==> flow/design.v <==
module adc_interface (
    input wire clk,
    input wire rst_n,
    input wire [11:0] adc_data,
    input wire adc_valid,
    output reg [11:0] voltage_fb,
    output reg data_ready
);
    always @(posedge clk or negedge rst_n) begin
        if (!rst_n) begin
            voltage_fb <= 12'd0;
            data_ready <= 1'b0;
        end else begin
            if (adc_valid) begin
                voltage_fb <= adc_data;
                data_ready <= 1'b1;
            end else begin
                data_ready <= 1'b0;
            end
        end
    end
endmodule
module pid_controller #(
    parameter DATA_WIDTH = 12,
    parameter KP = 16'd100,
    parameter KI = 16'd10,
    parameter KD = 16'd5,
    parameter SETPOINT = 12'd2048
)(
    input wire clk,
    input wire rst_n,
    input wire [DATA_WIDTH-1:0] feedback,
    input wire fb_valid,
    output reg [9:0] control_out,
    output reg out_valid
);
    reg signed [DATA_WIDTH:0] error;
    reg signed [DATA_WIDTH:0] prev_error;
    reg signed [31:0] integral;
    reg signed [DATA_WIDTH:0] derivative;
    reg signed [31:0] p_term, i_term, d_term;
    reg signed [31:0] pid_sum;
    always @(posedge clk or negedge rst_n) begin
        if (!rst_n) begin
            error <= 0;
            prev_error <= 0;
            integral <= 0;
            derivative <= 0;
            p_term <= 0;
            i_term <= 0;
            d_term <= 0;
            pid_sum <= 0;
            control_out <= 10'd512;
            out_valid <= 1'b0;
        end else if (fb_valid) begin
            error <= SETPOINT - feedback;
            prev_error <= error;
            if (integral + error > 32'sd100000)
                integral <= 32'sd100000;
            else if (integral + error < -32'sd100000)
                integral <= -32'sd100000;
            else
                integral <= integral + error;
            derivative <= error - prev_error;
            p_term <= ($signed({16'd0, KP}) * error) >>> 8;
            i_term <= ($signed({16'd0, KI}) * integral) >>> 16;
            d_term <= ($signed({16'd0, KD}) * derivative) >>> 8;
            pid_sum <= p_term + i_term + d_term + 32'sd512;
            if (pid_sum > 32'sd1023)
                control_out <= 10'd1023;
            else if (pid_sum < 32'sd0)
                control_out <= 10'd0;
            else
                control_out <= pid_sum[9:0];
            out_valid <= 1'b1;
        end else begin
            out_valid <= 1'b0;
        end
    end
endmodule
module pwm_generator #(
    parameter CLK_FREQ = 100_000_000,
    parameter PWM_FREQ = 100_000,
    parameter PWM_RESOLUTION = 10
)(
    input wire clk,
    input wire rst_n,
    input wire [PWM_RESOLUTION-1:0] duty_cycle,
    output reg pwm_out
);
    localparam COUNTER_MAX = CLK_FREQ / PWM_FREQ;
    reg [$clog2(COUNTER_MAX)-1:0] counter;
    reg [PWM_RESOLUTION-1:0] duty_reg;
    reg [PWM_RESOLUTION-1:0] compare_val;
    always @(posedge clk or negedge rst_n) begin
        if (!rst_n) begin
            counter <= 0;
            duty_reg <= 0;
            compare_val <= 0;
            pwm_out <= 1'b0;
        end else begin
            if (counter < COUNTER_MAX - 1) begin
                counter <= counter + 1;
            end else begin
                counter <= 0;
                duty_reg <= duty_cycle;
            end
            compare_val <= (duty_reg * COUNTER_MAX) >> PWM_RESOLUTION;
            pwm_out <= (counter < compare_val) ? 1'b1 : 1'b0;
        end
    end
endmodule
module buck_converter_top #(
    parameter CLK_FREQ = 100_000_000,
    parameter PWM_FREQ = 100_000,
    parameter V_REF = 12'd2048,
    parameter KP = 16'd100,
    parameter KI = 16'd10,
    parameter KD = 16'd5
)(
    input wire clk,
    input wire rst_n,
    input wire [11:0] adc_data,
    input wire adc_valid,
    output wire pwm_out,
    output wire [11:0] voltage_monitor,
    output wire [9:0] duty_cycle_monitor
);
    wire [11:0] voltage_fb;
    wire adc_ready;
    wire [9:0] duty_cycle;
    wire pid_valid;
    adc_interface adc_if (
        .clk(clk),
        .rst_n(rst_n),
        .adc_data(adc_data),
        .adc_valid(adc_valid),
        .voltage_fb(voltage_fb),
        .data_ready(adc_ready)
    );
    pid_controller #(
        .DATA_WIDTH(12),
        .KP(KP),
        .KI(KI),
        .KD(KD),
        .SETPOINT(V_REF)
    ) pid_ctrl (
        .clk(clk),
        .rst_n(rst_n),
        .feedback(voltage_fb),
        .fb_valid(adc_ready),
        .control_out(duty_cycle),
        .out_valid(pid_valid)
    );
    pwm_generator #(
        .CLK_FREQ(CLK_FREQ),
        .PWM_FREQ(PWM_FREQ),
        .PWM_RESOLUTION(10)
    ) pwm_gen (
        .clk(clk),
        .rst_n(rst_n),
        .duty_cycle(duty_cycle),
        .pwm_out(pwm_out)
    );
    assign voltage_monitor = voltage_fb;
    assign duty_cycle_monitor = duty_cycle;
endmodule
Subject: tool reports on buck_converter_top

Hi,

Step by step through the tools: buck_converter_top. Each step is given for the RTL above and for the edited RTL. Lines under "unedited" count in the file above, lines under "edited" in the edited file. "change" is "edited" less "unedited", of the values as shown; "rel. change" is that difference over "unedited", in percent. Operators carry their Yosys type and port widths (W data, S select, Z words). Cell names lack the library's common part. Not given: -

Design top: buck_converter_top. Clock input: clk. Library: sky130hd. Library corner: tt_025C_1v80.

The edit. Unified diff, file above to edited file. A script made this edit. It changes what the design does and was not meant as an optimisation.

```diff
@@ -56,5 +56,5 @@
             error <= SETPOINT - feedback;
             prev_error <= error;
-            if (integral + error > 32'sd100000)
+            if (integral - error > 32'sd100000)
                 integral <= 32'sd100000;
             else if (integral + error < -32'sd100000)
```

Word-level counts. Yosys after proc, flatten, opt, wreduce and memory -nomap, before mapping. Enables and synchronous resets that opt folds into registers are not counted as muxes. Memory bits, and registers merged into a memory's read port (data or address), are not among the register bits. Print and check cells are not counted. Equal cells are merged and count once.

Storage and ports: register bits after elaboration (unedited 195, edited 195, change 0, rel. change 0.00%); bits of input ports (unedited 15, edited 15, change 0, rel. change 0.00%); output and inout port bits (unedited 23, edited 23, change 0, rel. change 0.00%).

Cells by class: add/subtract/negate cells (unedited 7, edited 8, change +1, rel. change +14.29%); $mul (unedited 4, edited 4, change 0, rel. change 0.00%); magnitude comparators (unedited 6, edited 6, change 0, rel. change 0.00%); mux-type cells (unedited 7, edited 7, change 0, rel. change 0.00%).

Operators with widths: $sub A32 B13 Y32 (unedited 0, edited 1, change +1); $mux W10 (unedited 3, edited 3, change 0, rel. change 0.00%); $mux W1 (unedited 2, edited 2, change 0, rel. change 0.00%); $mux W32 (unedited 2, edited 2, change 0, rel. change 0.00%); $add A10 B1 Y10 const B (unedited 1, edited 1, change 0, rel. change 0.00%); $add A13 B16 Y17 (unedited 1, edited 1, change 0, rel. change 0.00%); $add A17 B9 Y18 (unedited 1, edited 1, change 0, rel. change 0.00%); $add A32 B11 Y32 const B (unedited 1, edited 1, change 0, rel. change 0.00%); $add A32 B13 Y32 (unedited 1, edited 1, change 0, rel. change 0.00%); $gt A32 B11 Y1 const B (unedited 1, edited 1, change 0, rel. change 0.00%); $gt A32 B18 Y1 const B (unedited 1, edited 1, change 0, rel. change 0.00%); $lt A10 B10 Y1 (unedited 1, edited 1, change 0, rel. change 0.00%); $lt A10 B10 Y1 const B (unedited 1, edited 1, change 0, rel. change 0.00%); $lt A32 B1 Y1 const B (unedited 1, edited 1, change 0, rel. change 0.00%); $lt A32 B18 Y1 const B (unedited 1, edited 1, change 0, rel. change 0.00%); $mul A10 B7 Y17 const B (unedited 1, edited 1, change 0, rel. change 0.00%); $mul A4 B13 Y17 const A (unedited 1, edited 1, change 0, rel. change 0.00%); $mul A4 B32 Y31 const A (unedited 1, edited 1, change 0, rel. change 0.00%); $mul A6 B13 Y19 const A (unedited 1, edited 1, change 0, rel. change 0.00%); $sub A12 B12 Y13 const A (unedited 1, edited 1, change 0, rel. change 0.00%); $sub A13 B13 Y13 (unedited 1, edited 1, change 0, rel. change 0.00%).

Logic depth. Longest topological path by Yosys (ltp), each cell counted once; first at word level (registers and memories cut), then after technology mapping (sequential cells cut; the memories' decode and read muxes count).

Depth: depth after elaboration (unedited 4, edited 4, change 0, rel. change 0.00%); ABC_AREA (unedited 0, edited 0); mapped depth (unedited 18, edited 19, change +1, rel. change +5.56%).

Netlist. Yosys stat after the flow's synthesis: flattened, memories mapped to cells. It holds for the ABC_AREA given above (unset counts as 0); a run with the other value may have another netlist.

Synthesis totals: cells in the netlist (unedited 1645, edited 1904, change +259, rel. change +15.74%); cell area after synthesis (µm²) (unedited 15766.4, edited 17902.2, change +2135.8, rel. change +13.55%); flip-flops (unedited 192, edited 192, change 0, rel. change 0.00%).

Cells by type: a21oi_1 (unedited 77, edited 134, change +57, rel. change +74.03%); ha_1 (unedited 226, edited 255, change +29, rel. change +12.83%); inv_1 (unedited 162, edited 184, change +22, rel. change +13.58%); nand2_1 (unedited 100, edited 117, change +17, rel. change +17.00%); nor3_1 (unedited 27, edited 43, change +16, rel. change +59.26%); xnor2_1 (unedited 80, edited 94, change +14, rel. change +17.50%); a21o_1 (unedited 37, edited 51, change +14, rel. change +37.84%); buf_6 (unedited 2, edited 14, change +12, rel. change +600.00%); o31ai_2 (unedited 0, edited 12, change +12); o22ai_1 (unedited 16, edited 5, change -11, rel. change -68.75%); o211ai_1 (unedited 8, edited 18, change +10, rel. change +125.00%); o32ai_2 (unedited 0, edited 9, change +9); nand2b_1 (unedited 6, edited 14, change +8, rel. change +133.33%); o21ai_0 (unedited 103, edited 110, change +7, rel. change +6.80%); o31ai_1 (unedited 22, edited 15, change -7, rel. change -31.82%); nor2b_1 (unedited 18, edited 25, change +7, rel. change +38.89%); nand3_1 (unedited 32, edited 26, change -6, rel. change -18.75%); or4_1 (unedited 2, edited 7, change +5, rel. change +250.00%).

The list need not be complete. The figures by module come from a second, unflattened synthesis with its own total; it is not the netlist above.

Unflattened totals: cells (unflattened synthesis) (unedited 1599, edited 1848, change +249, rel. change +15.57%); area total of the unflattened synthesis (µm²) (unedited 15523.6, edited 17214.0, change +1690.4, rel. change +10.89%).

Rows give one instance, submodules left out.

By module, unedited: pid_controller (instances 1, cells 1277, area 12045.3 µm²); pwm_generator (instances 1, cells 296, area 2969.1 µm²); adc_interface (instances 1, cells 26, area 509.2 µm²); buck_converter_top (instances 1, cells 0, area 0.0 µm²).

By module, edited: pid_controller (instances 1, cells 1526, area 13735.7 µm²); pwm_generator (instances 1, cells 296, area 2969.1 µm²); adc_interface (instances 1, cells 26, area 509.2 µm²); buck_converter_top (instances 1, cells 0, area 0.0 µm²).

Worst setup path after synthesis. Source: OpenSTA report_checks on the synthesized netlist (no wires, ideal clock, input and output delay 20% of the period each), path of least setup slack; recovery checks are left aside. Register names are those of the netlist, which keeps one name where synthesis merged equal registers.

Timing path after synthesis: path type (unedited reg-to-reg, edited reg-to-reg); start (unedited reg pid_ctrl.error[12], edited reg pid_ctrl.error[12]); end (unedited reg pid_ctrl.integral[4], edited reg pid_ctrl.integral[13]); clock period (ns) (unedited 10.0, edited 10.0, change 0.0, rel. change 0.00%); launch time at the first pin (ns) (unedited 0.000, edited 0.000, change 0.000); data arrival time (ns) (unedited 4.287, edited 5.126, change +0.839, rel. change +19.57%); required time (ns) (unedited 9.904, edited 9.905, change +0.001, rel. change +0.01%); slack (ns) (unedited 5.617, edited 4.779, change -0.838); delay of the path (ns) (unedited 4.383, edited 5.221, change +0.838, rel. change +19.12%); driving pins on the path (unedited 18, edited 19, change +1, rel. change +5.56%); buffers on the path (unedited 2, edited 3, change +1, rel. change +50.00%); synthesis period reached (ns) (unedited 4.383, edited 5.221, change +0.838, rel. change +19.12%).

"delay of the path" = arrival - input delay + setup time. "driving pins on the path": output pins that drive a net of the path, with the launching flip-flop's if there is one; two outputs of one cell count as two. "synthesis period reached" is the clock period less the worst setup slack; recovery checks do not enter. This is arithmetic on one report: input and output delays are still those of the set period (20% each). Between the ends stands the longest chain of elaborated cells between them, by number of cells; it is not shown to be the way that was timed. Of several equally long chains one is given. A line is the first line of the expression or statement that the cell stems from. Yosys adds cells for indexed reads and writes and turns some case tables into memories. A register here has more assigning lines than the two given.

Between the ends, after synthesis, unedited:
Cells stage by stage: dfrtp_1 -> ha_1 -> buf_4 -> and3_4 -> and2_4 -> a221oi_2 -> o22ai_1 -> a21o_1 -> a221oi_4 -> a211o_1 -> nand2_1 -> a2111oi_0 -> nand4_1 -> ha_1 -> nor2_1 -> clkbuf_1 -> a32oi_1 -> o31ai_1. Under length of the longest elaborated chain stands 4. The figure for elaborated cells on any way between the ends is 5.

Ends and longest elaborated chain, after synthesis, unedited: start, declared (line 37) `reg signed [DATA_WIDTH:0] error;`; start, assigned (line 45) `error <= 0;`; start, assigned (line 56) `error <= SETPOINT - feedback;`; $add A32 B13 Y32 (line 60) `else if (integral + error < -32'sd100000)`; $lt A32 B18 Y1 (line 60); $mux W32 (line 60); $mux W32 (line 58) `if (integral + error > 32'sd100000)`; end, assigned (line 61) `integral <= -32'sd100000;`; end, assigned (line 63) `integral <= integral + error;`; end, declared (line 39) `reg signed [31:0] integral;`.

Between the ends, after synthesis, edited:
Cells stage by stage: dfrtp_1 -> clkbuf_1 -> inv_1 -> ha_1 -> inv_1 -> a21oi_1 -> o21a_1 -> o21ai_0 -> a211oi_1 -> a211oi_2 -> o311ai_0 -> o211ai_1 -> nor4_1 -> nand4b_1 -> ha_1 -> buf_1 -> dlygate4sd3_1 -> nor2_1 -> o31ai_1. Under length of the longest elaborated chain stands 4. The figure for elaborated cells on any way between the ends is 6.

Ends and longest elaborated chain, after synthesis, edited: start, declared (line 37) `reg signed [DATA_WIDTH:0] error;`; start, assigned (line 45) `error <= 0;`; start, assigned (line 56) `error <= SETPOINT - feedback;`; $add A32 B13 Y32 (line 60) `else if (integral + error < -32'sd100000)`; $lt A32 B18 Y1 (line 60); $mux W32 (line 60); $mux W32 (line 58) `if (integral - error > 32'sd100000)`; end, assigned (line 61) `integral <= -32'sd100000;`; end, assigned (line 63) `integral <= integral + error;`; end, declared (line 39) `reg signed [31:0] integral;`.

Timing after layout. Path of least setup slack in the final report of the runs of pair 1 (OpenROAD, finished layout, wires in). Where an end is a register, its clock arrival counts in the times.

Timing path after layout: path type (unedited reg-to-reg, edited reg-to-reg); start (unedited reg pid_ctrl.error[0], edited reg pid_ctrl.integral[0]); end (unedited reg pid_ctrl.integral[0], edited reg pid_ctrl.integral[7]); clock period (ns) (unedited 4.89, edited 4.89, change 0.00, rel. change 0.00%); launch time at the first pin (ns) (unedited 0.44, edited 0.46, change +0.02, rel. change +4.55%); data arrival time (ns) (unedited 4.91, edited 4.91, change 0.00, rel. change 0.00%); required time (ns) (unedited 5.24, edited 5.22, change -0.02, rel. change -0.38%); slack (ns) (unedited 0.32, edited 0.31, change -0.01); driving pins on the path (unedited 19, edited 18, change -1, rel. change -5.26%); buffers on the path (unedited 1, edited 1, change 0, rel. change 0.00%).

Between the ends stands the longest chain of elaborated cells between them, by number of cells; it is not shown to be the way that was timed. Of several equally long chains one is given. A register here has more assigning lines than the two given.

Between the ends, after layout, unedited:
Cells stage by stage: dfrtp_1 -> ha_1 -> fa_1 -> a211oi_2 -> nor2_1 -> o2111ai_2 -> nand3_1 -> o21ai_1 -> xnor2_1 -> and3_1 -> nand4_1 -> a2111oi_0 -> nand4_1 -> ha_1 -> nor2_1 -> buf_4 -> nand2_1 -> a2bb2oi_1 -> o21ai_0. Under length of the longest elaborated chain stands 4. The figure for elaborated cells on any way between the ends is 5.

Ends and longest elaborated chain, after layout, unedited: start, declared (line 37) `reg signed [DATA_WIDTH:0] error;`; start, assigned (line 45) `error <= 0;`; start, assigned (line 56) `error <= SETPOINT - feedback;`; $add A32 B13 Y32 (line 60) `else if (integral + error < -32'sd100000)`; $lt A32 B18 Y1 (line 60); $mux W32 (line 60); $mux W32 (line 58) `if (integral + error > 32'sd100000)`; end, assigned (line 61) `integral <= -32'sd100000;`; end, assigned (line 63) `integral <= integral + error;`; end, declared (line 39) `reg signed [31:0] integral;`.

Between the ends, after layout, edited:
Cells stage by stage: dfrtp_1 -> ha_1 -> inv_1 -> fa_1 -> or2_2 -> a211o_1 -> a211oi_1 -> a221oi_1 -> o211ai_1 -> a211oi_1 -> nor4bb_1 -> o21ai_0 -> nor4_1 -> nand4b_1 -> ha_4 -> buf_12 -> o21ai_0 -> o32a_1. Under length of the longest elaborated chain stands 4. The figure for elaborated cells on any way between the ends is 6.

Ends and longest elaborated chain, after layout, edited: start, declared (line 39) `reg signed [31:0] integral;`; start, assigned (line 61) `integral <= -32'sd100000;`; start, assigned (line 63) `integral <= integral + error;`; $add A32 B13 Y32 (line 60) `else if (integral + error < -32'sd100000)`; $lt A32 B18 Y1 (line 60); $mux W32 (line 60); $mux W32 (line 58) `if (integral - error > 32'sd100000)`; end, assigned (line 61); end, assigned (line 63); end, declared (line 39).

Flow runs. Both versions went through the flow (Yosys, OpenROAD) with the same settings in each pair. Constraints: input delay and output delay 20% of the set period each, output load 0.01 pF.

Flow settings, pair 1:
Under CORE_UTILIZATION stands 40. Under period_ns stands 4.89. The figure for CAP_MARGIN is 20. CORE_MARGIN: 2. For SLEW_MARGIN the number is 20.

Results, pair 1: cell area after synthesis (µm²) (unedited 15766.4, edited 17902.2, change +2135.8, rel. change +13.55%); die size (µm²) (unedited 41020.4, edited 46464.0, change +5443.6, rel. change +13.27%); standard-cell area of the final layout (µm²) (unedited 17331.6, edited 19538.7, change +2207.1, rel. change +12.73%); final design utilization (unedited 0.447, edited 0.442, change -0.005); setup slack of the worst path (ns) (unedited 0.321, edited 0.311, change -0.010).

Flow settings, pair 2:
The entry for CELL_PAD_IN_SITES_DETAIL_PLACEMENT reads 2. Under CELL_PAD_IN_SITES_GLOBAL_PLACEMENT stands 0. CORE_MARGIN: 10. Under CORE_UTILIZATION stands 23. The figure for CTS_CLUSTER_DIAMETER is 56. GPL_ROUTABILITY_DRIVEN: 1. The figure for GPL_TIMING_DRIVEN is 1. MAX_ROUTING_LAYER: met5. The entry for PLACE_DENSITY reads 0.85. The figure for SETUP_SLACK_MARGIN is 0.25. For SLEW_MARGIN the number is 25. Under period_ns stands 2.94. The figure for CAP_MARGIN is 20.

Results, pair 2: cell area after synthesis (µm²) (unedited 15766.4, edited 17902.2, change +2135.8, rel. change +13.55%); die size (µm²) (unedited 79422.5, edited 89395.0, change +9972.5, rel. change +12.56%); standard-cell area of the final layout (µm²) (unedited 26317.7, edited 27755.4, change +1437.7, rel. change +5.46%); final design utilization (unedited 0.39, edited 0.359, change -0.031); setup slack of the worst path (ns) (unedited -4.154, edited -3.901, change +0.253).

Regards
